==> flow/design.v <==
module GENCLK1K( 
		CLK1K, EN1K,
		CLK50M, RSTN
		);
   input CLK50M, RSTN;
   output reg CLK1K;
   output     EN1K;
   reg [7:0] CNT, next_cnt;
   reg next_clk1k;
   assign EN1K = (CNT == 8'd249) & ~CLK1K;
   always @(posedge CLK50M or negedge RSTN) begin
      if (!RSTN) begin
	 CLK1K <= 1'h0;
	 CNT <= 8'h0;
      end
      else begin
	 CNT <= next_cnt;
	 CLK1K <= next_clk1k;
      end
   end
   always @(*) begin
	next_cnt = (CNT == 8'd249) ? 8'd0 : CNT + 8'd1;
	next_clk1k = (CNT == 8'd249) ? ~CLK1K : CLK1K;
   end
endmodule
module GENCLK10K( 
		 CLK10K, EN10K,
		 CLK50M, RSTN
		 );
   input CLK50M;
   input RSTN;
   output reg CLK10K;
   output     EN10K;
   reg [4:0] CNT, next_cnt;
   reg        next_clk10k;
   assign EN10K = (CNT == 5'd24) & ~CLK10K;
   always @(posedge CLK50M, negedge RSTN) begin
      if (!RSTN) begin
         CNT <= 5'd1;
         CLK10K <= 1'b0;
      end
      else begin
         CNT <= next_cnt;
         CLK10K <= next_clk10k;
      end
   end
   always @(*) begin
      next_cnt = (CNT == 5'd24) ? 5'd1 : CNT + 5'd1;
      next_clk10k = (CNT == 5'd24) ? ~CLK10K : CLK10K;
   end
endmodule
module DEBOUNCE #(parameter SET = 1'b1)( 
		KEY_OUT,
		CLK, EN1K, RSTN, KEY_IN
		);
   input CLK, EN1K, RSTN;  
   input KEY_IN;
   output reg KEY_OUT;
   localparam STABLE_CNT = 50;
   reg [5:0]  CNT, next_cnt;
   reg 	      PREV_KEY_IN, next_key_out, next_prev_key_in;
   always @(posedge CLK or negedge RSTN) begin
      if (!RSTN) begin
	 CNT <= 5'h0;
	 KEY_OUT <= SET;
	 PREV_KEY_IN <= SET;
      end
      else if (EN1K) begin
	 CNT <= next_cnt;
	 KEY_OUT <= next_key_out;
	 PREV_KEY_IN <= next_prev_key_in;
      end
   end
   always @(*) begin
      next_cnt = CNT;
      next_key_out = KEY_OUT;
      next_prev_key_in = PREV_KEY_IN;
      if (KEY_IN == PREV_KEY_IN) begin
	 if (CNT < STABLE_CNT) begin
	    next_cnt = CNT + 5'd1;
	 end
	 else begin
	    next_key_out = KEY_IN;
	 end
      end
      else begin
	 next_prev_key_in = KEY_IN;
      end
   end
endmodule
module BCDCNTR #(parameter MAXL = 4'h5, parameter MAXR = 4'h9, parameter SETL = 4'h0, parameter SETR = 4'h0)( 
													     BCD, CARRY,
													     CLK, EN1K, RSTN, EN, SW1, BCD_SET
													     );
   input CLK, EN1K, RSTN, EN, SW1;  
   input [7:0] BCD_SET;
   output reg [7:0] BCD;
   output reg 	    CARRY;
   reg [3:0] 	    next_left_bcd, next_right_bcd;
   reg 		    next_carry;
   always @(posedge CLK or negedge RSTN) begin
      if (!RSTN) begin
	 BCD <= {SETL, SETR};
	 CARRY <= 1'h0;
      end
      else if (EN1K) begin
	 if (SW1) begin
	    BCD <= BCD_SET;
	    CARRY <= next_carry;
	 end
	 else begin
	    BCD <= {next_left_bcd, next_right_bcd};
	    CARRY <= next_carry;
	 end
      end
   end
   always @(*) begin
      if (EN) begin
	 if (BCD[7:4] == MAXL) begin
	    if (BCD[3:0] == MAXR) begin
	       next_left_bcd = SETL;
	       next_right_bcd = SETR;
	       next_carry = 1'b1;
	    end
	    else begin
	       next_left_bcd = BCD[7:4];
	       next_right_bcd = BCD[3:0] + 4'h1;
		   next_carry = 1'b0;
	    end
	 end
	 else begin
	    if (BCD[3:0] == 4'h9) begin
	       next_right_bcd = 4'h0;
	       next_left_bcd = BCD[7:4] + 4'h1;
		   next_carry = 1'b0;
	    end
	    else begin
	       next_right_bcd = BCD[3:0] + 4'h1;
	       next_left_bcd = BCD[7:4];
		   next_carry = 1'b0;
	    end
	 end
      end
      else begin
	 next_right_bcd = BCD[3:0];
	 next_left_bcd = BCD[7:4];
	 next_carry = 1'b0;
      end
   end
endmodule
module SW_BCDCNTR #(parameter MAXL = 4'h5, parameter MAXR = 4'h9, parameter SETL = 4'h0, parameter SETR = 4'h0)( 
														BCD, CARRY,
														CLK, EN1K, RSTN, EN
														);
   input CLK, EN1K, RSTN, EN;  
   output reg [7:0] BCD;
   output reg 	    CARRY;
   reg [3:0] 	    next_left_bcd, next_right_bcd;
   reg 		    next_carry;
   always @(posedge CLK or negedge RSTN) begin
      if (!RSTN) begin
	 BCD <= {SETL, SETR};
	 CARRY <= 1'h0;
      end
      else if (EN1K) begin
	 BCD <= {next_left_bcd, next_right_bcd};
	 CARRY <= next_carry;
      end
   end
   always @(*) begin
      if (EN) begin
	 if (BCD[7:4] == MAXL) begin
	    if (BCD[3:0] == MAXR) begin
	       next_left_bcd = SETL;
	       next_right_bcd = SETR;
	       next_carry = 1'b1;
	    end
	    else begin
	       next_left_bcd = BCD[7:4];
	       next_right_bcd = BCD[3:0] + 4'h1;
		   next_carry = 1'b0;
	    end
	 end
	 else begin
	    if (BCD[3:0] == 4'h9) begin
	       next_right_bcd = 4'h0;
	       next_left_bcd = BCD[7:4] + 4'h1;
		   next_carry = 1'b0;
	    end
	    else begin
	       next_right_bcd = BCD[3:0] + 4'h1;
	       next_left_bcd = BCD[7:4];
		   next_carry = 1'b0;
	    end
	 end
      end
      else begin
	 next_right_bcd = BCD[3:0];
	 next_left_bcd = BCD[7:4];
	 next_carry = 1'b0;
      end
   end
endmodule
module DIGITCLOCK( 
		  SEC, MIN, HOUR, DAY,
		  CLK, EN1K, RSTN, SW1, SW2, SW3, SEC_SET, MIN_SET, HOUR_SET, DAY_SET,
		  SW_SEC, SW_MIN, SW_HOUR, SW_DAY
		  );
   input CLK, EN1K, RSTN, SW1, SW2, SW3;  
   input [7:0] SEC_SET, MIN_SET, HOUR_SET, DAY_SET;
   input [7:0] SW_SEC, SW_MIN, SW_HOUR, SW_DAY;
   output [7:0] SEC, MIN, HOUR, DAY;
   reg [9:0] 	CNT, next_cnt;
   reg 		EN, next_en;
   wire [7:0] 	NORMAL_SEC, NORMAL_MIN, NORMAL_HOUR, NORMAL_DAY;
   wire 	CARRY_SEC, CARRY_MIN, CARRY_HOUR, CARRY_DAY;
   assign DAY = (SW2 == 1'b1) ? SW_DAY : NORMAL_DAY;
   assign HOUR = (SW2 == 1'b1) ? SW_HOUR : NORMAL_HOUR;
   assign MIN = (SW2 == 1'b1) ? SW_MIN : NORMAL_MIN;
   assign SEC = (SW2 == 1'b1) ? SW_SEC : NORMAL_SEC;
   BCDCNTR #(.MAXL(4'h3), .MAXR(4'h1), .SETL(4'h0), .SETR(4'h1))
   UDAY ( 
	 .BCD				(NORMAL_DAY),
	 .CARRY				(CARRY_DAY),
	 .CLK				(CLK),
	 .EN1K				(EN1K),
	 .RSTN				(RSTN),
	 .EN				(CARRY_HOUR),
	 .SW1				(SW1),
	 .BCD_SET			(DAY_SET));
   BCDCNTR #(.MAXL(4'h2), .MAXR(4'h3), .SETL(4'h0), .SETR(4'h0))
   UHOUR ( 
	  .BCD				(NORMAL_HOUR),
	  .CARRY			(CARRY_HOUR),
	  .CLK			(CLK),
	 .EN1K			(EN1K),
	  .RSTN				(RSTN),
	  .EN				(CARRY_MIN),
	  .SW1				(SW1),
	  .BCD_SET			(HOUR_SET));
   BCDCNTR #(.MAXL(4'h5), .MAXR(4'h9), .SETL(4'h0), .SETR(4'h0))
   UMIN ( 
	 .BCD				(NORMAL_MIN),
	 .CARRY				(CARRY_MIN),
	 .CLK				(CLK),
	 .EN1K				(EN1K),
	 .RSTN				(RSTN),
	 .EN				(CARRY_SEC),
	 .SW1				(SW1),
	 .BCD_SET			(MIN_SET));
   BCDCNTR #(.MAXL(4'h5), .MAXR(4'h9), .SETL(4'h0), .SETR(4'h0))
   USEC ( 
	 .BCD				(NORMAL_SEC),
	 .CARRY				(CARRY_SEC),
	 .CLK				(CLK),
	 .EN1K				(EN1K),
	 .RSTN				(RSTN),
	 .EN				(EN),
	 .SW1				(SW1),
	 .BCD_SET			(SEC_SET));
   always @(posedge CLK or negedge RSTN) begin
      if (!RSTN) begin
	 CNT <= 10'h0;
	 EN <= 1'h0;
      end
      else if (EN1K) begin
	 CNT <= next_cnt;
	 EN <= next_en;
      end
   end
   always @(*) begin
      if (SW1) begin
         next_cnt = CNT;
         next_en  = 1'b0;
      end
      else begin
	 if (SW3) begin
            next_cnt = (CNT >= 10'd9) ? 10'd0 : CNT + 10'd1;
            next_en  = (CNT >= 10'd9) ? 1'd1 : 1'd0;
	 end
	 else begin
            next_cnt = (CNT >= 10'd998) ? 10'd0 : CNT + 10'd1;
            next_en  = (CNT >= 10'd998) ? 1'd1 : 1'd0;
	 end
      end
   end
endmodule
module STOPWATCH( 
		 SW_SEC, SW_MIN, SW_HOUR, SW_DAY,
		 CLK, EN1K, RSTN, SW3, KEY3
		 );
   input CLK, EN1K, RSTN, SW3, KEY3;  
   output [7:0] SW_SEC, SW_MIN, SW_HOUR, SW_DAY;
   reg [9:0] 	CNT, next_cnt;
   reg 		EN, next_en;
   reg 		STATE, next_state;
   reg [1:0] 	KEY3_SYNC, next_key3_sync;
   wire 	CARRY_SEC, CARRY_MIN, CARRY_HOUR, CARRY_DAY;
   localparam STOP = 1'b0;
   localparam START = 1'b1;
   SW_BCDCNTR #(.MAXL(4'h3), .MAXR(4'h1), .SETL(4'h0), .SETR(4'h0))
   SWDAY ( 
	  .BCD				(SW_DAY),
	  .CARRY			(CARRY_DAY),
	  .CLK			(CLK),
	 .EN1K			(EN1K),
	  .RSTN				(RSTN),
	  .EN				(CARRY_HOUR));
   SW_BCDCNTR #(.MAXL(4'h2), .MAXR(4'h3), .SETL(4'h0), .SETR(4'h0))
   SWHOUR ( 
	   .BCD				(SW_HOUR),
	   .CARRY			(CARRY_HOUR),
	   .CLK			(CLK),
	 .EN1K			(EN1K),
	   .RSTN			(RSTN),
	   .EN				(CARRY_MIN));
   SW_BCDCNTR #(.MAXL(4'h5), .MAXR(4'h9), .SETL(4'h0), .SETR(4'h0))
   SWMIN ( 
	  .BCD				(SW_MIN),
	  .CARRY			(CARRY_MIN),
	  .CLK			(CLK),
	 .EN1K			(EN1K),
	  .RSTN				(RSTN),
	  .EN				(CARRY_SEC));
   SW_BCDCNTR #(.MAXL(4'h5), .MAXR(4'h9), .SETL(4'h0), .SETR(4'h0))
   SWSEC ( 
	  .BCD				(SW_SEC),
	  .CARRY			(CARRY_SEC),
	  .CLK			(CLK),
	 .EN1K			(EN1K),
	  .RSTN				(RSTN),
	  .EN				(EN));
   always @(posedge CLK or negedge RSTN) begin
      if (!RSTN) begin
	 CNT <= 10'h0;
	 EN <= 1'h0;
	 STATE <= STOP;
	 KEY3_SYNC <= 2'b11;
      end
      else if (EN1K) begin
	 CNT <= next_cnt;
	 EN <= next_en;
	 STATE <= next_state;
	 KEY3_SYNC <= next_key3_sync;
      end
   end
   always @(*) begin
      next_cnt = CNT;
      next_en = EN;
      next_state = STATE;
      next_key3_sync = {KEY3_SYNC[0], KEY3};
      if (KEY3_SYNC == 2'b10) begin
	 next_state = (STATE == START) ? STOP : START;
      end
      else begin
	 case (STATE)
	   STOP : begin
	      next_cnt = CNT;
	      next_en = EN;
	      next_state = STATE;
	   end
	   START : begin
	      if (SW3) begin
		 next_cnt = (CNT >= 10'd9) ? 10'd0 : CNT + 10'd1;
		 next_en = (CNT >= 10'd9) ? 1'd1 : 1'd0;
		 next_state = STATE;
	      end
	      else begin
		 next_cnt = (CNT >= 10'd998) ? 10'd0 : CNT + 10'd1;
		 next_en = (CNT >= 10'd998) ? 1'd1 : 1'd0;
		 next_state = STATE;
	      end
	   end
	 endcase
      end
   end
endmodule
module MANSET( 
	      SEC_SET, MIN_SET, HOUR_SET, DAY_SET,
	      CLK, EN1K, RSTN, SW1, KEY1, KEY2, KEY3, PREV_SEC, PREV_MIN, PREV_HOUR,
	      PREV_DAY
	      );
   input CLK, EN1K, RSTN;  
   input SW1, KEY1, KEY2, KEY3;
   input [7:0] PREV_SEC, PREV_MIN, PREV_HOUR, PREV_DAY;
   output reg [7:0] SEC_SET, MIN_SET, HOUR_SET, DAY_SET;
   reg [1:0] 	    SEL, next_sel;
   reg [7:0] 	    next_sec_set, next_min_set, next_hour_set, next_day_set;
   reg [1:0] 	    KEY1_SYNC, KEY2_SYNC, KEY3_SYNC;
   reg [1:0]  next_key1_sync, next_key2_sync, next_key3_sync;
   localparam SEC_SEL = 2'b00;
   localparam MIN_SEL = 2'b01;
   localparam HOUR_SEL = 2'b10;
   localparam DAY_SEL = 2'b11;
   always @(posedge CLK or negedge RSTN) begin
      if (!RSTN) begin
	 DAY_SET <= 8'h1;
	 HOUR_SET <= 8'h0;
	 MIN_SET <= 8'h0;
	 SEC_SET <= 8'h0;
	 SEL <= 2'b00;
	 KEY1_SYNC <= 2'b11;
	 KEY2_SYNC <= 2'b11;
	 KEY3_SYNC <= 2'b11;
      end
      else if (EN1K) begin
	 DAY_SET <= next_day_set;
	 HOUR_SET <= next_hour_set;
	 MIN_SET <= next_min_set;
	 SEC_SET <= next_sec_set;
	 SEL <= next_sel;
	 KEY1_SYNC <= next_key1_sync;
	 KEY2_SYNC <= next_key2_sync;
	 KEY3_SYNC <= next_key3_sync;
      end
   end
   always @(*) begin
   next_key1_sync = {KEY1_SYNC[0], KEY1};
   next_key2_sync = {KEY2_SYNC[0], KEY2};
   next_key3_sync = {KEY3_SYNC[0], KEY3};
      if (SW1) begin
	  next_sel = SEL;
		next_sec_set = SEC_SET;
		next_min_set = MIN_SET;
		next_hour_set = HOUR_SET;
		next_day_set = DAY_SET;
	 if (KEY3_SYNC == 2'b10) begin
	    next_sel = (SEL == DAY_SEL) ? SEC_SEL : SEL + 2'b01;
	 end
	 else if (KEY2_SYNC == 2'b10) begin
	    case (SEL) 
	      SEC_SEL : begin
			if (SEC_SET[7:4] == 4'h5) begin
				if (SEC_SET[3:0] == 4'h9) begin
					next_sec_set[7:4] = 4'h0;
					next_sec_set[3:0] = 4'h0;
				end
				else begin
					next_sec_set[7:4] = SEC_SET[7:4];
					next_sec_set[3:0] = SEC_SET[3:0] + 4'h1;
				end
			end
			else begin
				if (SEC_SET[3:0] == 4'h9) begin
					next_sec_set[3:0] = 4'h0;
					next_sec_set[7:4] = SEC_SET[7:4] + 4'h1;
				end
				else begin
					next_sec_set[3:0] = SEC_SET[3:0] + 4'h1;
					next_sec_set[7:4] = SEC_SET[7:4];
				end
			end
		  end
	      MIN_SEL : begin
			if (MIN_SET[7:4] == 4'h5) begin
				if (MIN_SET[3:0] == 4'h9) begin
					next_min_set[7:4] = 4'h0;
					next_min_set[3:0] = 4'h0;
				end
				else begin
					next_min_set[7:4] = MIN_SET[7:4];
					next_min_set[3:0] = MIN_SET[3:0] + 4'h1;
				end
			end
			else begin
				if (MIN_SET[3:0] == 4'h9) begin
					next_min_set[3:0] = 4'h0;
					next_min_set[7:4] = MIN_SET[7:4] + 4'h1;
				end
				else begin
					next_min_set[3:0] = MIN_SET[3:0] + 4'h1;
					next_min_set[7:4] = MIN_SET[7:4];
				end
			end
		  end
	      HOUR_SEL : begin
			if (HOUR_SET[7:4] == 4'h2) begin
				if (HOUR_SET[3:0] == 4'h3) begin
					next_hour_set[7:4] = 4'h0;
					next_hour_set[3:0] = 4'h0;
				end
				else begin
					next_hour_set[7:4] = HOUR_SET[7:4];
					next_hour_set[3:0] = HOUR_SET[3:0] + 4'h1;
				end
			end
			else begin
				if (HOUR_SET[3:0] == 4'h9) begin
					next_hour_set[3:0] = 4'h0;
					next_hour_set[7:4] = HOUR_SET[7:4] + 4'h1;
				end
				else begin
					next_hour_set[3:0] = HOUR_SET[3:0] + 4'h1;
					next_hour_set[7:4] = HOUR_SET[7:4];
				end
			end
		  end
	      DAY_SEL : begin
			if (DAY_SET[7:4] == 4'h3) begin
				if (DAY_SET[3:0] == 4'h1) begin
					next_day_set[7:4] = 4'h0;
					next_day_set[3:0] = 4'h1;
				end
				else begin
					next_day_set[7:4] = DAY_SET[7:4];
					next_day_set[3:0] = DAY_SET[3:0] + 4'h1;
				end
			end
			else begin
				if (DAY_SET[3:0] == 4'h9) begin
					next_day_set[3:0] = 4'h0;
					next_day_set[7:4] = DAY_SET[7:4] + 4'h1;
				end
				else begin
					next_day_set[3:0] = DAY_SET[3:0] + 4'h1;
					next_day_set[7:4] = DAY_SET[7:4];
				end
			end
		  end
	    endcase
	 end
	 else if (KEY1_SYNC == 2'b10) begin
	    case (SEL) 
	      SEC_SEL : begin
			if (SEC_SET[7:4] == 4'h0) begin
				if (SEC_SET[3:0] == 4'h0) begin
					next_sec_set[7:4] = 4'h5;
					next_sec_set[3:0] = 4'h9;
				end
				else begin
					next_sec_set[7:4] = SEC_SET[7:4];
					next_sec_set[3:0] = SEC_SET[3:0] - 4'h1;
				end
			end
			else begin
				if (SEC_SET[3:0] == 4'h0) begin
					next_sec_set[3:0] = 4'h9;
					next_sec_set[7:4] = SEC_SET[7:4] - 4'h1;
				end
				else begin
					next_sec_set[3:0] = SEC_SET[3:0] - 4'h1;
					next_sec_set[7:4] = SEC_SET[7:4];
				end
			end
		  end
	      MIN_SEL : begin
			if (MIN_SET[7:4] == 4'h0) begin
				if (MIN_SET[3:0] == 4'h0) begin
					next_min_set[7:4] = 4'h5;
					next_min_set[3:0] = 4'h9;
				end
				else begin
					next_min_set[7:4] = MIN_SET[7:4];
					next_min_set[3:0] = MIN_SET[3:0] - 4'h1;
				end
			end
			else begin
				if (MIN_SET[3:0] == 4'h0) begin
					next_min_set[3:0] = 4'h9;
					next_min_set[7:4] = MIN_SET[7:4] - 4'h1;
				end
				else begin
					next_min_set[3:0] = MIN_SET[3:0] - 4'h1;
					next_min_set[7:4] = MIN_SET[7:4];
				end
			end
		  end
	      HOUR_SEL : begin
			if (HOUR_SET[7:4] == 4'h0) begin
				if (HOUR_SET[3:0] == 4'h0) begin
					next_hour_set[7:4] = 4'h2;
					next_hour_set[3:0] = 4'h3;
				end
				else begin
					next_hour_set[7:4] = HOUR_SET[7:4];
					next_hour_set[3:0] = HOUR_SET[3:0] - 4'h1;
				end
			end
			else begin
				if (HOUR_SET[3:0] == 4'h0) begin
					next_hour_set[3:0] = 4'h9;
					next_hour_set[7:4] = HOUR_SET[7:4] - 4'h1;
				end
				else begin
					next_hour_set[3:0] = HOUR_SET[3:0] - 4'h1;
					next_hour_set[7:4] = HOUR_SET[7:4];
				end
			end
		  end
	      DAY_SEL : begin
			if (DAY_SET[7:4] == 4'h0) begin
				if (DAY_SET[3:0] == 4'h1) begin
					next_day_set[7:4] = 4'h3;
					next_day_set[3:0] = 4'h1;
				end
				else begin
					next_day_set[7:4] = DAY_SET[7:4];
					next_day_set[3:0] = DAY_SET[3:0] - 4'h1;
				end
			end
			else begin
				if (DAY_SET[3:0] == 4'h0) begin
					next_day_set[3:0] = 4'h9;
					next_day_set[7:4] = DAY_SET[7:4] - 4'h1;
				end
				else begin
					next_day_set[3:0] = DAY_SET[3:0] - 4'h1;
					next_day_set[7:4] = DAY_SET[7:4];
				end
			end
		  end
	    endcase
	 end
      end
	  else begin
		next_sel = SEC_SEL;
		next_sec_set = PREV_SEC;
		next_min_set = PREV_MIN;
		next_hour_set = PREV_HOUR;
		next_day_set = PREV_DAY;
	  end
   end
endmodule
module DISPLAY7SEG( 
		   SEG,
		   OUT, PWM_ACT
		   );
   input [3:0] OUT;
   input       PWM_ACT;
   output reg [6:0] SEG;
   always @(*) begin
      case (OUT)
	4'h0 : SEG = (PWM_ACT) ? 7'b1000000 : 7'b1111111;
	4'h1 : SEG = (PWM_ACT) ? 7'b1111001 : 7'b1111111;
	4'h2 : SEG = (PWM_ACT) ? 7'b0100100 : 7'b1111111;
	4'h3 : SEG = (PWM_ACT) ? 7'b0110000 : 7'b1111111;
	4'h4 : SEG = (PWM_ACT) ? 7'b0011001 : 7'b1111111;
	4'h5 : SEG = (PWM_ACT) ? 7'b0010010 : 7'b1111111;
	4'h6 : SEG = (PWM_ACT) ? 7'b0000010 : 7'b1111111;
	4'h7 : SEG = (PWM_ACT) ? 7'b1111000 : 7'b1111111;
	4'h8 : SEG = (PWM_ACT) ? 7'b0000000 : 7'b1111111;
	4'h9 : SEG = (PWM_ACT) ? 7'b0010000 : 7'b1111111;
	default : SEG = 7'b1111111;
      endcase
   end
endmodule
module KNOCK_LED ( 
		  ALARM, LED,
		  CLK, EN1K, RSTN, SW3, KNOCK
		  );
   input CLK, EN1K, RSTN;  
   input SW3, KNOCK;
   output reg ALARM;
   output reg [17:0] LED;
   reg [9:0] 	     ONE_SEC_CNT, next_one_sec_cnt;
   reg [5:0] 	     SEC_CNT, next_sec_cnt;
   reg [4:0] 	     MIN_REMAIN, next_min_remain;
   reg 		     TIMER_EN, next_timer_en;
   reg 		     KNOCK_D, next_knock_d;
   reg 		     KNOCK_FALL, next_knock_fall;
   reg 		     ALARM_PULSE, next_alarm_pulse;
   reg 		     next_alarm;
   reg [17:0] 	     next_led;
   always @(posedge CLK or negedge RSTN) begin
      if (!RSTN) begin
	 ALARM <= 1'h0;
	 KNOCK_D <= 1'h1;
	 KNOCK_FALL <= 1'h0;
	 LED <= 18'h0;
	 MIN_REMAIN <= 5'h0;
	 ONE_SEC_CNT <= 10'h0;
	 SEC_CNT <= 6'h0;
	 TIMER_EN <= 1'h0;
	 ALARM_PULSE <= 1'b0;
      end
      else if (EN1K) begin
	 ALARM <= next_alarm;
	 LED <= next_led;
	 ONE_SEC_CNT <= next_one_sec_cnt;
	 SEC_CNT <= next_sec_cnt;
	 MIN_REMAIN <= next_min_remain;
	 TIMER_EN <= next_timer_en;
	 KNOCK_D <= next_knock_d;
	 KNOCK_FALL <= next_knock_fall;
	 ALARM_PULSE <= next_alarm_pulse;
      end
   end
   always @(*) begin
      next_knock_d = KNOCK;
      next_knock_fall = KNOCK_D & ~KNOCK;
      next_alarm = 1'b0;
	  next_led = (MIN_REMAIN == 5'd0) ? 18'd0 : (18'b1 << MIN_REMAIN) - 18'b1;
      next_one_sec_cnt = ONE_SEC_CNT;
      next_sec_cnt = SEC_CNT;
      next_min_remain = MIN_REMAIN;
      next_timer_en = TIMER_EN;
      next_alarm_pulse = 1'b0;
	  if (KNOCK_FALL) begin
		next_timer_en = 1'b1;
		next_min_remain = (MIN_REMAIN < 5'd19) ? MIN_REMAIN + 5'd1 : MIN_REMAIN;
	  end
	  else begin
		if (TIMER_EN) begin
			if (SW3) begin
				if (ONE_SEC_CNT >= 10'd9) begin
					if (MIN_REMAIN != 5'd0) begin
						if (SEC_CNT == 6'd00) begin
							next_sec_cnt = 6'd59;
							next_min_remain = MIN_REMAIN - 5'd1;
							next_one_sec_cnt = 10'd0;
						end
						else begin
							next_sec_cnt = SEC_CNT - 6'd1;
							next_one_sec_cnt = 10'd0;
						end
					end
					else begin
						if (SEC_CNT == 6'd00) begin
							next_timer_en = 1'b0;
							next_alarm_pulse = 1'b1;
							next_sec_cnt = 6'd0;
							next_one_sec_cnt = 10'd0;
						end
						else begin
							next_sec_cnt = SEC_CNT - 6'd1;
							next_one_sec_cnt = 10'd0;
						end
					end
				end
				else begin
					next_one_sec_cnt = ONE_SEC_CNT + 10'd1;
				end
			end
			else begin
				if (ONE_SEC_CNT >= 10'd999) begin
					if (MIN_REMAIN != 5'd0) begin
						if (SEC_CNT == 6'd00) begin
							next_sec_cnt = 6'd59;
							next_min_remain = MIN_REMAIN - 5'd1;
							next_one_sec_cnt = 10'd0;
						end
						else begin
							next_sec_cnt = SEC_CNT - 6'd1;
							next_one_sec_cnt = 10'd0;
						end
					end
					else begin
						if (SEC_CNT == 6'd00) begin
							next_timer_en = 1'b0;
							next_alarm_pulse = 1'b1;
							next_sec_cnt = 6'd0;
							next_one_sec_cnt = 10'd0;
						end
						else begin
							next_sec_cnt = SEC_CNT - 6'd1;
							next_one_sec_cnt = 10'd0;
						end
					end
				end
				else begin
					next_one_sec_cnt = ONE_SEC_CNT + 10'd1;
				end
			end
		end
		else begin
			next_alarm = (ALARM_PULSE == 1'b1) ? 1'b1 : 1'b0;
		end
	  end
   end
endmodule
module KNOCK_LED_ALARM( 
	     BUZ_OUT,
	     CLK, EN1K, RSTN, ALARM
	     );
   input CLK, EN1K, RSTN;  
   input ALARM;
   output reg BUZ_OUT;
   parameter IDLE = 1'b0;
   parameter BUZ = 1'b1;
   reg 	      STATE, next_state;
   reg 	      next_buz_out;
   reg 	      CLK500, next_clk500;
   reg [6:0]  BEEP_CNT1, next_beep_cnt1;
   reg [8:0]  BEEP_CNT2, next_beep_cnt2;
   reg [2:0]  ALARM_DONE, next_alarm_done;
   always @(posedge CLK or negedge RSTN) begin
      if (!RSTN) begin
	 ALARM_DONE <= 3'h0;
	 BEEP_CNT1 <= 7'h0;
	 BEEP_CNT2 <= 9'h0;
	 BUZ_OUT <= 1'h0;
	 CLK500 <= 1'h0;
	 STATE <= 1'h0;
      end
      else if (EN1K) begin
	 STATE <= next_state;
	 BUZ_OUT <= next_buz_out;
	 CLK500 <= next_clk500;
	 BEEP_CNT1 <= next_beep_cnt1;
	 BEEP_CNT2 <= next_beep_cnt2;
	 ALARM_DONE <= next_alarm_done;
      end
   end
   always @(*) begin
      next_clk500 = ~CLK500;
      case (STATE) 
	IDLE : begin
	   if (ALARM) begin
	      next_state = BUZ;
	      next_buz_out = 1'b0;
	      next_beep_cnt1 = 7'b0;
	      next_beep_cnt2 = 9'd0;
	      next_alarm_done = 3'd0;
	   end
	   else begin
	      next_state = IDLE;
	      next_buz_out = 1'b0;
	      next_beep_cnt1 = 7'b0;
	      next_beep_cnt2 = 8'b0;
	      next_alarm_done = 3'd0;
	   end
	end
	BUZ : begin
	   if (ALARM_DONE == 3'd4) begin
	      next_state = IDLE;
	      next_buz_out = 1'b0;
	      next_beep_cnt1 = 7'd0;
	      next_beep_cnt2 = 9'd0;
	      next_alarm_done = 3'd0;
	   end
	   else begin
	      if (BEEP_CNT2 >= 9'd4) begin
		 next_state = BUZ;
		 next_buz_out = 1'b0;
		 next_beep_cnt1 = 7'd0;
		 next_beep_cnt2 = (BEEP_CNT2 == 9'd511) ? 9'd0 : BEEP_CNT2 + 9'd1;
		 next_alarm_done = (BEEP_CNT2 == 9'd511) ? ALARM_DONE + 3'd1 : ALARM_DONE;
	      end
	      else begin
		 if (BEEP_CNT1 >= 7'd64) begin
		    next_state = BUZ;
		    next_buz_out = CLK500;
		    next_beep_cnt1 = (BEEP_CNT1 == 7'd127) ? 7'd0 : BEEP_CNT1 + 7'd1;
		    next_beep_cnt2 = (BEEP_CNT1 == 7'd127) ? BEEP_CNT2 + 9'd1 : BEEP_CNT2;
		    next_alarm_done = ALARM_DONE;
		 end
		 else begin
		    next_state = BUZ;
		    next_buz_out = 1'b0;
		    next_beep_cnt1 = BEEP_CNT1 + 7'd1;
		    next_beep_cnt2 = BEEP_CNT2;
		    next_alarm_done = ALARM_DONE;
		 end
	      end
	   end
	end
	default : begin
	   next_state = IDLE;
	   next_buz_out = 1'b0;
	   next_beep_cnt1 = 7'd0;
	   next_beep_cnt2 = 3'd0;
	   next_alarm_done = 1'b0;
	end
      endcase
   end
endmodule
module FIRE_DETECT( 
		   FIRE_ALARM,
		   CLK, EN1K, RSTN, SENSOR
		   );
   input CLK, EN1K, RSTN;  
   input SENSOR;
   output reg FIRE_ALARM;
   reg 	  next_fire_alarm;
   always @(posedge CLK or negedge RSTN) begin
      if (!RSTN) begin
	 FIRE_ALARM <= 1'h0;
      end
      else if (EN1K) begin
	 FIRE_ALARM <= next_fire_alarm;
      end
   end
   always @(*) begin
      next_fire_alarm = (SENSOR) ? 1'b1 : 1'b0;
   end
endmodule
module FIRE_ALARM( 
		       BUZ_OUT, FIRE_VALID,
		       CLK, EN1K, RSTN, FIRE_ALARM, KNOCK
		       );
   input CLK, EN1K, RSTN;  
   input FIRE_ALARM, KNOCK;
   output reg BUZ_OUT, FIRE_VALID;
   parameter IDLE = 1'b0;
   parameter BUZ = 1'b1;
   reg 	      STATE, next_state;
   reg 	      next_buz_out;
	reg         next_fire_valid;
   reg 	      CLK500, next_clk500;
   reg 	      KNOCK_D, next_knock_d;
   reg 	      KNOCK_FALL, next_knock_fall;
   reg [8:0]  BEEP_CNT, next_beep_cnt;
   always @(posedge CLK or negedge RSTN) begin
      if (!RSTN) begin
	 BEEP_CNT <= 8'h0;
	 BUZ_OUT <= 1'h0;
	 FIRE_VALID <= 1'h0;
	 CLK500 <= 1'h0;
	 KNOCK_D <= 1'h0;
	 KNOCK_FALL <= 1'h0;
	 STATE <= 1'h0;
      end
      else if (EN1K) begin
	 STATE <= next_state;
	 BUZ_OUT <= next_buz_out;
	 FIRE_VALID <= next_fire_valid;
	 CLK500 <= next_clk500;
	 BEEP_CNT <= next_beep_cnt;
	 KNOCK_D <= next_knock_d;
	 KNOCK_FALL <= next_knock_fall;
      end
   end
   always @(*) begin
      next_clk500 = ~CLK500;
      next_knock_d = KNOCK;
      next_knock_fall = KNOCK_D & ~KNOCK;
		next_fire_valid = FIRE_VALID;
      case (STATE) 
	IDLE : begin
	   if (FIRE_ALARM) begin
	      next_state = BUZ;
	      next_buz_out = 1'b0;
	      next_beep_cnt = 8'b0;
			next_fire_valid = 1'b1;
	   end
	   else begin
	      next_state = IDLE;
	      next_buz_out = 1'b0;
	      next_beep_cnt = 8'b0;
			next_fire_valid = 1'b0;
	   end
	end
	BUZ : begin
	   if (KNOCK_FALL) begin
	      next_state = IDLE;
	      next_buz_out = 1'b0;
	      next_beep_cnt = 8'd0;
			next_fire_valid = 1'b0;
	   end
	   else begin
	      if (BEEP_CNT >= 9'd256) begin
		 next_state = BUZ;
		 next_buz_out = CLK500;
		 next_beep_cnt = (BEEP_CNT == 8'd128) ? 8'd0 : BEEP_CNT + 8'd1;
	      end
	      else begin
		 next_state = BUZ;
		 next_buz_out = 1'b0;
		 next_beep_cnt = BEEP_CNT + 8'd1;
	      end
	   end
	end
	default : begin
	   next_state = IDLE;
	   next_buz_out = 1'b0;
	   next_beep_cnt = 8'd0;
	end
      endcase
   end
endmodule
module ROT_PWMGEN ( 
		   PWM_ACT,
		   CLK, EN10K, RSTN, SW5, ROT_A, ROT_B
		   );
   input CLK, EN10K, RSTN, SW5;
   input ROT_A, ROT_B;
   output reg PWM_ACT;
   reg [7:0]  brightness;
   reg [1:0]  prev_state;
   reg [7:0]  pwm_counter;
   wire [1:0] current_state = {ROT_A, ROT_B};
   always @(posedge CLK or negedge RSTN) begin
		if (!RSTN) begin
			brightness <= 8'd255;
		end
		else if (EN10K) begin
		if (SW5) begin
      case ({prev_state, current_state})
        4'b0001, 4'b0111, 4'b1110, 4'b1000: begin
           if (brightness <= 8'd247)
             brightness <= brightness + 8'd8;
           else
             brightness <= 8'd255;
        end
        4'b0010, 4'b0100, 4'b1101, 4'b1011: begin
           if (brightness >= 8'd8)
             brightness <= brightness - 8'd8;
           else
             brightness <= 8'd0;
        end
        default: brightness <= brightness;
      endcase
		end
		else begin
			brightness <= brightness;
		end
		end
   end
   always @(posedge CLK) begin
      if (EN10K) prev_state <= current_state;
   end
   always @(posedge CLK or negedge RSTN) begin
      if (!RSTN) begin
	 pwm_counter <= 8'b0;
      end
      else if (EN10K) begin
	 pwm_counter <= (pwm_counter == 8'd255) ? 8'd0 : pwm_counter + 8'd1;
      end
   end
   always @(posedge CLK or negedge RSTN) begin
      if (!RSTN) begin
	 PWM_ACT <= 1'b1;
      end
      else if (EN10K) begin
	 if (pwm_counter < brightness) PWM_ACT <= 1'b1;
	 else PWM_ACT <= 1'b0;
      end
   end
endmodule
module CLOCK_TOP( 
	   SEG0, SEG1, SEG2, SEG3, SEG4, SEG5, SEG6, SEG7, LED, BUZ_OUT,
	   CLK50M, KEY1, KEY2, KEY3, SW0, SW1, SW2, SW3, SW4, SW5, KNOCK,
	   SENSOR, ROT_A, ROT_B
	   );
   input CLK50M, KEY1, KEY2, KEY3, SW0, SW1, SW2, SW3, SW4, SW5, KNOCK, SENSOR, ROT_A, ROT_B;
   output [6:0] SEG0, SEG1, SEG2, SEG3, SEG4, SEG5, SEG6, SEG7;
   output [17:0] LED;
   output 	 BUZ_OUT;
   wire 	 CLK1K, CLK10K, EN1K, EN10K, CLEAN_KEY1, CLEAN_KEY2, CLEAN_KEY3, CLEAN_SW1, CLEAN_SW2, CLEAN_SW3, CLEAN_SW4, CLEAN_SW5, ALARM, FIRE_ALARM, FIRE_VALID, PWM_ACT, FIRE_BUZ, KNOCK_LED_BUZ;
   wire [7:0] 	 SEC, MIN, HOUR, DAY;
   wire [7:0] 	 SEC_SET, MIN_SET, HOUR_SET, DAY_SET;
   wire [7:0] 	 SW_SEC, SW_MIN, SW_HOUR, SW_DAY;
   assign BUZ_OUT = (FIRE_VALID) ? FIRE_BUZ : KNOCK_LED_BUZ;
   GENCLK1K
     UGENCLK1K
       ( 
	.RSTN				(SW0),
	.CLK1K				(CLK1K),
	.EN1K				(EN1K),
	.CLK50M				(CLK50M));
   GENCLK10K
     UGENCLK10K
       ( 
	.RSTN					(SW0),
	.CLK10K				(CLK10K),
	.EN10K				(EN10K),
	.CLK50M				(CLK50M));
   DEBOUNCE #(.SET(1'b1))
   UDEBOUNCE_KEY1
     ( 
      .KEY_OUT				(CLEAN_KEY1),
      .KEY_IN				(KEY1),
      .RSTN				(SW0),
      .CLK				(CLK50M),
      .EN1K				(EN1K));
   DEBOUNCE #(.SET(1'b1))
   UDEBOUNCE_KEY2
     ( 
      .KEY_OUT				(CLEAN_KEY2),
      .KEY_IN				(KEY2),
      .RSTN				(SW0),
      .CLK				(CLK50M),
      .EN1K				(EN1K));
   DEBOUNCE #(.SET(1'b1))
   UDEBOUNCE_KEY3
     ( 
      .KEY_OUT				(CLEAN_KEY3),
      .KEY_IN				(KEY3),
      .RSTN				(SW0),
      .CLK				(CLK50M),
      .EN1K				(EN1K));
   DEBOUNCE #(.SET(1'b0))
   UDEBOUNCE_SW1
     ( 
      .KEY_OUT				(CLEAN_SW1),
      .KEY_IN				(SW1),
      .RSTN				(SW0),
      .CLK				(CLK50M),
      .EN1K				(EN1K));
   DEBOUNCE #(.SET(1'b0))
   UDEBOUNCE_SW2
     ( 
      .KEY_OUT				(CLEAN_SW2),
      .KEY_IN				(SW2),
      .RSTN				(SW0),
      .CLK				(CLK50M),
      .EN1K				(EN1K));
   DEBOUNCE #(.SET(1'b0))
   UDEBOUNCE_SW3
     ( 
      .KEY_OUT				(CLEAN_SW3),
      .KEY_IN				(SW3),
      .RSTN				(SW0),
      .CLK				(CLK50M),
      .EN1K				(EN1K));
   DEBOUNCE #(.SET(1'b0))
   UDEBOUNCE_SW4
     ( 
      .KEY_OUT				(CLEAN_SW4),
      .KEY_IN				(SW4),
      .RSTN				(SW0),
      .CLK				(CLK50M),
      .EN1K				(EN1K));
   DEBOUNCE #(.SET(1'b0))
   UDEBOUNCE_SW5
     ( 
      .KEY_OUT				(CLEAN_SW5),
      .KEY_IN				(SW5),
      .RSTN				(SW0),
      .CLK				(CLK50M),
      .EN1K				(EN1K));
   DIGITCLOCK
     UDIGITCLOCK
       ( 
	.SEC					(SEC[7:0]),
	.MIN					(MIN[7:0]),
	.HOUR					(HOUR[7:0]),
	.DAY					(DAY[7:0]),
	.SEC_SET				(SEC_SET[7:0]),
	.MIN_SET				(MIN_SET[7:0]),
	.HOUR_SET				(HOUR_SET[7:0]),
	.DAY_SET				(DAY_SET[7:0]),
	.SW_SEC				(SW_SEC[7:0]),
	.SW_MIN				(SW_MIN[7:0]),
	.SW_HOUR				(SW_HOUR[7:0]),
	.SW_DAY				(SW_DAY[7:0]),
	.RSTN				(SW0),
	.CLK				(CLK50M),
	.EN1K				(EN1K),
	.SW1				(CLEAN_SW1),
	.SW2				(CLEAN_SW2),
	.SW3				(CLEAN_SW3));
   DISPLAY7SEG
     URSEC7SEG
       ( 
	.SEG				(SEG0[6:0]),
	.OUT				(SEC[3:0]),
	.PWM_ACT			(PWM_ACT));
   DISPLAY7SEG
     ULSEC7SEG
       ( 
	.SEG				(SEG1[6:0]),
	.OUT				(SEC[7:4]),
	.PWM_ACT			(PWM_ACT));
   DISPLAY7SEG
     URMIN7SEG
       ( 
	.SEG				(SEG2[6:0]),
	.OUT				(MIN[3:0]),
	.PWM_ACT			(PWM_ACT));
   DISPLAY7SEG
     ULMIN7SEG
       ( 
	.SEG				(SEG3[6:0]),
	.OUT				(MIN[7:4]),
	.PWM_ACT			(PWM_ACT));
   DISPLAY7SEG
     URHOUR7SEG
       ( 
	.SEG				(SEG4[6:0]),
	.OUT				(HOUR[3:0]),
	.PWM_ACT			(PWM_ACT));
   DISPLAY7SEG
     ULHOUR7SEG
       ( 
	.SEG				(SEG5[6:0]),
	.OUT				(HOUR[7:4]),
	.PWM_ACT			(PWM_ACT));
   DISPLAY7SEG
     URDAY7SEG
       ( 
	.SEG				(SEG6[6:0]),
	.OUT				(DAY[3:0]),
	.PWM_ACT			(PWM_ACT));
   DISPLAY7SEG
     ULDAY7SEG
       ( 
	.SEG				(SEG7[6:0]),
	.OUT				(DAY[7:4]),
	.PWM_ACT			(PWM_ACT));
   MANSET
     UMANSET
       ( 
	.SEC_SET				(SEC_SET[7:0]),
	.MIN_SET				(MIN_SET[7:0]),
	.HOUR_SET				(HOUR_SET[7:0]),
	.DAY_SET				(DAY_SET[7:0]),
	.KEY1					(CLEAN_KEY1),
	.KEY2					(CLEAN_KEY2),
	.KEY3					(CLEAN_KEY3),
	.PREV_SEC				(SEC[7:0]),
	.PREV_MIN				(MIN[7:0]),
	.PREV_HOUR				(HOUR[7:0]),
	.PREV_DAY				(DAY[7:0]),
	.RSTN				(SW0),
	.CLK				(CLK50M),
	.EN1K				(EN1K),
	.SW1				(CLEAN_SW1));
   STOPWATCH
     USTOPWATCH
       ( 
	.SW_SEC				(SW_SEC[7:0]),
	.SW_MIN				(SW_MIN[7:0]),
	.SW_HOUR				(SW_HOUR[7:0]),
	.SW_DAY				(SW_DAY[7:0]),
	.KEY3					(CLEAN_KEY3),
	.RSTN (CLEAN_SW2),
	.CLK				(CLK50M),
	.EN1K				(EN1K),
	.SW3				(CLEAN_SW3));
   KNOCK_LED_ALARM
     UALARM
       ( 
	.BUZ_OUT			(KNOCK_LED_BUZ),
	.CLK				(CLK50M),
	.EN1K				(EN1K),
	.RSTN					(SW0),
	.ALARM				(ALARM));
   KNOCK_LED
     UKNOCK
       ( 
	.LED					(LED[17:0]),
	.ALARM				(ALARM),
	.CLK				(CLK50M),
	.EN1K				(EN1K),
	.RSTN					(CLEAN_SW4),
	.SW3				(CLEAN_SW3),
	.KNOCK				(KNOCK));
   FIRE_DETECT
     UFIRE_DETECT
       ( 
	.FIRE_ALARM				(FIRE_ALARM),
	.CLK					(CLK50M),
	.EN1K					(EN1K),
	.RSTN					(SW0),
	.SENSOR				(SENSOR));
   FIRE_ALARM
     UFIRE_ALARM
       ( 
	.BUZ_OUT				(FIRE_BUZ),
	.FIRE_VALID       (FIRE_VALID),
	.CLK					(CLK50M),
	.EN1K					(EN1K),
	.RSTN					(SW0),
	.FIRE_ALARM				(FIRE_ALARM),
	.KNOCK					(KNOCK));
   ROT_PWMGEN
     UROT_PWMGEN
       ( 
	.RSTN					(SW0),
	.PWM_ACT			(PWM_ACT),
	.CLK				(CLK50M),
	.EN10K				(EN10K),
	.SW5				(CLEAN_SW5),
	.ROT_A				(ROT_A),
	.ROT_B				(ROT_B));
endmodule
Wiki page: CLOCK_TOP / tool data

==> Tool chain data of CLOCK_TOP <==
Tool output for the design above before and after an edit, in the order of the flow.
"before" refers to lines of the RTL above, "after" to lines of the edited file.
"delta" is "after" less "before", of the values as shown.
Library cell names are shortened.
{ "design": {"design": "CLOCK_TOP", "clk_port": "CLK50M", "cell_library": "sky130hd", "corner": "tt_025C_1v80"} }

==> Edit of the RTL <==
The edit as a unified diff against the file above.
A script made this edit; it was not meant as an optimisation.
begin of diff
@@ -653,5 +653,5 @@
    output reg ALARM;
    output reg [17:0] LED;
-   reg [9:0] 	     ONE_SEC_CNT, next_one_sec_cnt;
+   reg [14:0] 	     ONE_SEC_CNT, next_one_sec_cnt;
    reg [5:0] 	     SEC_CNT, next_sec_cnt;
    reg [4:0] 	     MIN_REMAIN, next_min_remain;
end of diff

==> Word level <==
Counts by Yosys on the flattened word-level netlist (proc, flatten, opt, wreduce; memories kept). Register bits leave out memories and registers merged into their read ports (data or address). Print and check cells are left out. Cells with the same type and inputs are merged into one.
{ "bits": {"columns": ["item", "before", "after", "delta"], "rows": [
  ["ff_bits", 315, 320, 5],
  ["elab_cells", 720, 720, 0],
  ["out_inout_bits", 75, 75, 0]
]} }
{ "classes": {"columns": ["item", "before", "after", "delta"], "rows": [
  ["n_shift", 1, 1, 0],
  ["n_logic", 31, 31, 0],
  ["cmp", 21, 21, 0],
  ["reduce_logical", 98, 98, 0],
  ["n_addsub", 57, 57, 0],
  ["n_mux", 251, 251, 0],
  ["n_eq", 166, 166, 0]
]} }
{ "op_table": {"columns": ["operator", "before", "after", "delta"], "rows": [
  ["2-to-1 mux 10 bit", 10, 7, -3],
  ["2-to-1 mux 15 bit", 0, 3, 3],
  ["adder 10 x 1 -> 10 bit with constant B", 3, 2, -1],
  [">= comparator 10 bit with constant B", 3, 2, -1],
  [">= comparator 10 x 4 -> 1 bit with constant B", 3, 2, -1],
  ["adder 15 x 1 -> 15 bit with constant B", 0, 1, 1],
  [">= comparator 15 x 10 -> 1 bit with constant B", 0, 1, 1],
  [">= comparator 15 x 4 -> 1 bit with constant B", 0, 1, 1],
  ["2-to-1 mux 4 bit", 76, 76, 0],
  ["2-to-1 mux 1 bit", 58, 58, 0],
  ["2-to-1 mux 8 bit", 44, 44, 0],
  ["equality test 4 x 3 -> 1 bit with constant B", 40, 40, 0],
  ["equality test 4 bit with constant B", 32, 32, 0],
  ["inverter 1 bit", 27, 27, 0],
  ["equality test 4 x 2 -> 1 bit with constant B", 26, 26, 0],
  ["AND reduction 3 bit", 25, 25, 0],
  ["adder 4 x 1 -> 4 bit with constant B", 24, 24, 0],
  ["AND reduction 2 bit", 19, 19, 0],
  ["logical NOT 4 bit", 16, 16, 0],
  ["equality test 4 x 1 -> 1 bit with constant B", 12, 12, 0],
  ["2-to-1 mux 7 bit", 11, 11, 0],
  ["nonzero test 2 bit", 11, 11, 0],
  ["!= test 3 bit with constant B", 10, 10, 0],
  ["2-to-1 mux 5 bit", 9, 9, 0],
  ["adder 6 x 1 -> 6 bit with constant B", 8, 8, 0],
  ["equality test 1 bit", 8, 8, 0],
  ["less-than comparator 6 bit with constant B", 8, 8, 0],
  ["2-to-1 mux 9 bit", 8, 8, 0]
]} }
The list need not be complete.

==> Longest topological paths <==
Longest topological path by Yosys (ltp), each cell counted once; first at word level (registers and memories cut), then after technology mapping (sequential cells cut; the memories' decode and read muxes count).
{ "depth": {"columns": ["item", "before", "after", "delta"], "rows": [
  ["depth_word", 8, 8, 0],
  ["ABC_AREA", "0", "0", null],
  ["ltp_mapped", 11, 10, -1],
  ["depth_no_buf", 9, 10, 1]
]} }

==> Synthesis result <==
The flow's flattened synthesis, as Yosys stat reports it; memories are mapped. The netlist is that of the ABC_AREA named above (0 if unset); the other value can give another one.
{ "types": {"columns": ["cell_type", "before", "after", "delta"], "rows": [
  ["nand2_1", 325, 292, -33],
  ["nor2_1", 144, 167, 23],
  ["buf_2", 16, 30, 14],
  ["o21ai_0", 251, 241, -10],
  ["nor2b_1", 21, 11, -10],
  ["buf_1", 18, 10, -8],
  ["and4_1", 2, 10, 8],
  ["inv_1", 80, 73, -7],
  ["xnor2_1", 56, 63, 7],
  ["mux2_2", 42, 49, 7],
  ["xor2_1", 42, 49, 7],
  ["o221ai_1", 16, 9, -7],
  ["and2_1", 14, 8, -6],
  ["dfrtp_1", 286, 291, 5],
  ["nand3_1", 78, 83, 5],
  ["nand4_1", 33, 28, -5],
  ["a22o_1", 15, 10, -5],
  ["o311ai_0", 8, 3, -5]
]} }
The list need not be complete.
{ "mapped": {"columns": ["item", "before", "after", "delta"], "rows": [
  ["cells", 2186, 2181, -5],
  ["buffers", 107, 107, 0],
  ["flip_flops", 313, 318, 5],
  ["area_um2", 19169.6, 19387.3, 217.7]
]} }
The figures by module come from a second, unflattened synthesis with its own total; it is not the netlist above.
{ "hier_totals": {"columns": ["item", "before", "after", "delta"], "rows": [
  ["hier_cells", 2241, 2263, 22],
  ["area_unflattened_um2", 21018.9, 21256.6, 237.7]
]} }
Each row is one instance without its submodules.
{ "by_module_before": {"columns": ["mod", "mod_area_um2", "n_inst", "cells"], "rows": [
  ["MANSET", 3587.2, 1, 426],
  ["KNOCK_LED", 2462.4, 1, 264],
  ["DEBOUNCE (SET=0)", 404.1, 5, 32],
  ["DISPLAY7SEG", 193.9, 8, 32],
  ["KNOCK_LED_ALARM", 1331.3, 1, 136],
  ["DEBOUNCE (SET=1)", 406.6, 3, 32],
  ["BCDCNTR (MAXL=5, MAXR=9, SETL=0, SETR=0)", 601.8, 2, 67],
  ["ROT_PWMGEN", 1101.1, 1, 115],
  ["DIGITCLOCK", 1051.0, 1, 109],
  ["SW_BCDCNTR (MAXL=5, MAXR=9, SETL=0, SETR=0)", 461.7, 2, 41],
  ["STOPWATCH", 799.5, 1, 80],
  ["FIRE_ALARM", 688.2, 1, 67],
  ["BCDCNTR (MAXL=3, MAXR=1, SETL=0, SETR=1)", 601.8, 1, 68],
  ["BCDCNTR (MAXL=2, MAXR=3, SETL=0, SETR=0)", 599.3, 1, 69]
]} }
before: Modules not listed: 6.
{ "by_module_after": {"columns": ["mod", "mod_area_um2", "n_inst", "cells"], "rows": [
  ["MANSET", 3587.2, 1, 426],
  ["KNOCK_LED", 2700.1, 1, 286],
  ["DEBOUNCE (SET=0)", 404.1, 5, 32],
  ["DISPLAY7SEG", 193.9, 8, 32],
  ["KNOCK_LED_ALARM", 1331.3, 1, 136],
  ["DEBOUNCE (SET=1)", 406.6, 3, 32],
  ["BCDCNTR (MAXL=5, MAXR=9, SETL=0, SETR=0)", 601.8, 2, 67],
  ["ROT_PWMGEN", 1101.1, 1, 115],
  ["DIGITCLOCK", 1051.0, 1, 109],
  ["SW_BCDCNTR (MAXL=5, MAXR=9, SETL=0, SETR=0)", 461.7, 2, 41],
  ["STOPWATCH", 799.5, 1, 80],
  ["FIRE_ALARM", 688.2, 1, 67],
  ["BCDCNTR (MAXL=3, MAXR=1, SETL=0, SETR=1)", 601.8, 1, 68],
  ["BCDCNTR (MAXL=2, MAXR=3, SETL=0, SETR=0)", 599.3, 1, 69]
]} }
after: Modules not listed: 6.

==> Worst setup path after synthesis <==
Path of least setup slack by OpenSTA after synthesis, without wires, with an ideal clock, recovery checks aside; 20% of the period is set as input and as output delay. Where synthesis merged equal registers, the netlist keeps one of their names.
{ "synth_path": {"columns": ["item", "before", "after", "delta"], "rows": [
  ["kind", "register to output", "register to output", null],
  ["start", "register UDEBOUNCE_SW2.KEY_OUT", "register UDEBOUNCE_SW2.KEY_OUT", null],
  ["end", "output SEG4[2]", "output SEG4[2]", null],
  ["output_delay_ns", 4.000, 4.000, 0.000],
  ["path_stages", 7, 7, 0],
  ["path_delay_ns", 3.113, 3.123, 0.010],
  ["period_ns", 20.0, 20.0, 0.0],
  ["arrival_time_ns", 3.113, 3.123, 0.010],
  ["required_ns", 16.000, 16.000, 0.000],
  ["path_buffers", 3, 3, 0],
  ["setup_slack_ns", 12.887, 12.877, -0.010],
  ["period_less_setup_slack_ns", 7.113, 7.123, 0.010]
]} }
"path_delay_ns" = arrival - input delay + setup time.
At an output port there is no setup time.
"path_stages" counts driving pins, that of a launching flip-flop among them; a cell with two outputs on the path counts twice.
"period_less_setup_slack_ns" is the clock period less the worst setup slack; recovery checks do not enter. This is arithmetic on one report: input and output delays are still those of the set period (20% each).
The rows between start and end are the longest chain of elaborated cells between them; the timing report does not say that the signal goes this way. Where chains are equally long, one stands for them.
Each line given opens the expression or statement behind the cell; cells for indexed reads and writes are added by Yosys, which also makes memories of some case tables.
{ "synth_via_before": {"cell_sequence": "dfrtp_1 > clkbuf_1 > buf_2 > buf_1 > mux2i_1 > a21oi_1 > o21ai_0", "elab_chain_cells": 3, "cone_cells": 12, "cone_lines": 2, "classes_between": "9 x eq/ne; 2 x mux; 1 x reduce/logical"} }
{ "synth_rtl_before": {"columns": ["item", "line", "text"], "rows": [
  ["start: declaration", 58, "output reg KEY_OUT;"],
  ["start: assignment", 65, "KEY_OUT <= SET;"],
  ["start: assignment", 70, "KEY_OUT <= next_key_out;"],
  ["2-to-1 mux 8 bit", 218, "assign HOUR = (SW2 == 1'b1) ? SW_HOUR : NORMAL_HOUR;"],
  ["equality test 4 bit", 632, "case (OUT)"],
  ["case mux 7 bit (select 10 bit)", 632, null],
  ["end: declaration", 1036, "output [6:0] SEG0, SEG1, SEG2, SEG3, SEG4, SEG5, SEG6, SEG7;"]
]} }
{ "synth_via_after": {"cell_sequence": "dfrtp_1 > buf_2 > buf_2 > buf_2 > mux2i_1 > a21oi_1 > o21ai_0", "elab_chain_cells": 3, "cone_cells": 12, "cone_lines": 2, "classes_between": "9 x eq/ne; 2 x mux; 1 x reduce/logical"} }
{ "synth_rtl_after": {"columns": ["item", "line", "text"], "rows": [
  ["start: declaration", 58, "output reg KEY_OUT;"],
  ["start: assignment", 65, "KEY_OUT <= SET;"],
  ["start: assignment", 70, "KEY_OUT <= next_key_out;"],
  ["2-to-1 mux 8 bit", 218, "assign HOUR = (SW2 == 1'b1) ? SW_HOUR : NORMAL_HOUR;"],
  ["equality test 4 bit", 632, "case (OUT)"],
  ["case mux 7 bit (select 10 bit)", 632, null],
  ["end: declaration", 1036, "output [6:0] SEG0, SEG1, SEG2, SEG3, SEG4, SEG5, SEG6, SEG7;"]
]} }

==> Timing after layout <==
From the final timing report of the runs of pair A: the path of least setup slack in the routed layout; clock arrival at registers is part of the times.
{ "layout_path": {"columns": ["item", "before", "after", "delta"], "rows": [
  ["kind", "register to output", "register to output", null],
  ["start", "register UDEBOUNCE_SW2.KEY_OUT", "register UDEBOUNCE_SW2.KEY_OUT", null],
  ["end", "output SEG3[3]", "output SEG4[3]", null],
  ["setup_slack_ns", 3.10, 3.02, -0.08],
  ["path_stages", 8, 9, 1],
  ["required_ns", 6.65, 6.65, 0.00],
  ["period_ns", 8.31, 8.31, 0.00],
  ["path_buffers", 2, 2, 0],
  ["output_delay_ns", 1.66, 1.66, 0.00],
  ["arrival_time_ns", 3.55, 3.63, 0.08]
]} }
The rows between start and end are the longest chain of elaborated cells between them; the timing report does not say that the signal goes this way. Where chains are equally long, one stands for them.
{ "layout_via_before": {"cell_sequence": "dfrtp_4 > buf_12 > mux2i_1 > and2_1 > nand2_1 > o21a_1 > o221ai_1 > clkdlybuf4s50_1", "elab_chain_cells": 3, "cone_cells": 12, "cone_lines": 2, "classes_between": "9 x eq/ne; 2 x mux; 1 x reduce/logical"} }
{ "layout_rtl_before": {"columns": ["item", "line", "text"], "rows": [
  ["start: declaration", 58, "output reg KEY_OUT;"],
  ["start: assignment", 65, "KEY_OUT <= SET;"],
  ["start: assignment", 70, "KEY_OUT <= next_key_out;"],
  ["2-to-1 mux 8 bit", 219, "assign MIN = (SW2 == 1'b1) ? SW_MIN : NORMAL_MIN;"],
  ["equality test 4 bit", 632, "case (OUT)"],
  ["case mux 7 bit (select 10 bit)", 632, null],
  ["end: declaration", 1036, "output [6:0] SEG0, SEG1, SEG2, SEG3, SEG4, SEG5, SEG6, SEG7;"]
]} }
{ "layout_via_after": {"cell_sequence": "dfrtp_4 > buf_4 > mux2_2 > nor2_1 > nand2_1 > o21ai_0 > o21ai_0 > nand2_1 > clkdlybuf4s50_1", "elab_chain_cells": 3, "cone_cells": 12, "cone_lines": 2, "classes_between": "9 x eq/ne; 2 x mux; 1 x reduce/logical"} }
{ "layout_rtl_after": {"columns": ["item", "line", "text"], "rows": [
  ["start: declaration", 58, "output reg KEY_OUT;"],
  ["start: assignment", 65, "KEY_OUT <= SET;"],
  ["start: assignment", 70, "KEY_OUT <= next_key_out;"],
  ["2-to-1 mux 8 bit", 218, "assign HOUR = (SW2 == 1'b1) ? SW_HOUR : NORMAL_HOUR;"],
  ["equality test 4 bit", 632, "case (OUT)"],
  ["case mux 7 bit (select 10 bit)", 632, null],
  ["end: declaration", 1036, "output [6:0] SEG0, SEG1, SEG2, SEG3, SEG4, SEG5, SEG6, SEG7;"]
]} }

==> Flow runs <==
Both versions went through the flow (Yosys, OpenROAD) with the same settings in each pair. Constraints: input delay and output delay 20% of the set period each, output load 0.01 pF.
{ "flow_settings_pair_A": {"period_ns": 8.31, "CAP_MARGIN": 20, "CORE_MARGIN": 2, "CORE_UTILIZATION": 40, "SLEW_MARGIN": 20} }
{ "measured_pair_A": {"columns": ["item", "before", "after", "delta"], "rows": [
  ["die_area_um2", 49691.1, 50245.5, 554.4],
  ["totalPower_uw", 3153, 3352, 199],
  ["utilization_pct", 45.6, 46.3, 0.7],
  ["finish.stdcell_area_um2", 21695.8, 22088.7, 392.9],
  ["achievedPeriod_ns", 5.213, 5.288, 0.075],
  ["timing.setup.ws_ns", 3.097, 3.022, -0.075],
  ["synthArea_um2", 19169.6, 19387.3, 217.7]
]} }
"achievedPeriod_ns" = clock period - worst setup slack. The figure is calculated, with input and output delays left at 20% of the set period.
By "totalPower_uw" is meant OpenSTA's value without simulated activity: inputs other than the clock are taken to toggle once in ten clock periods, and the tool carries that through the logic.
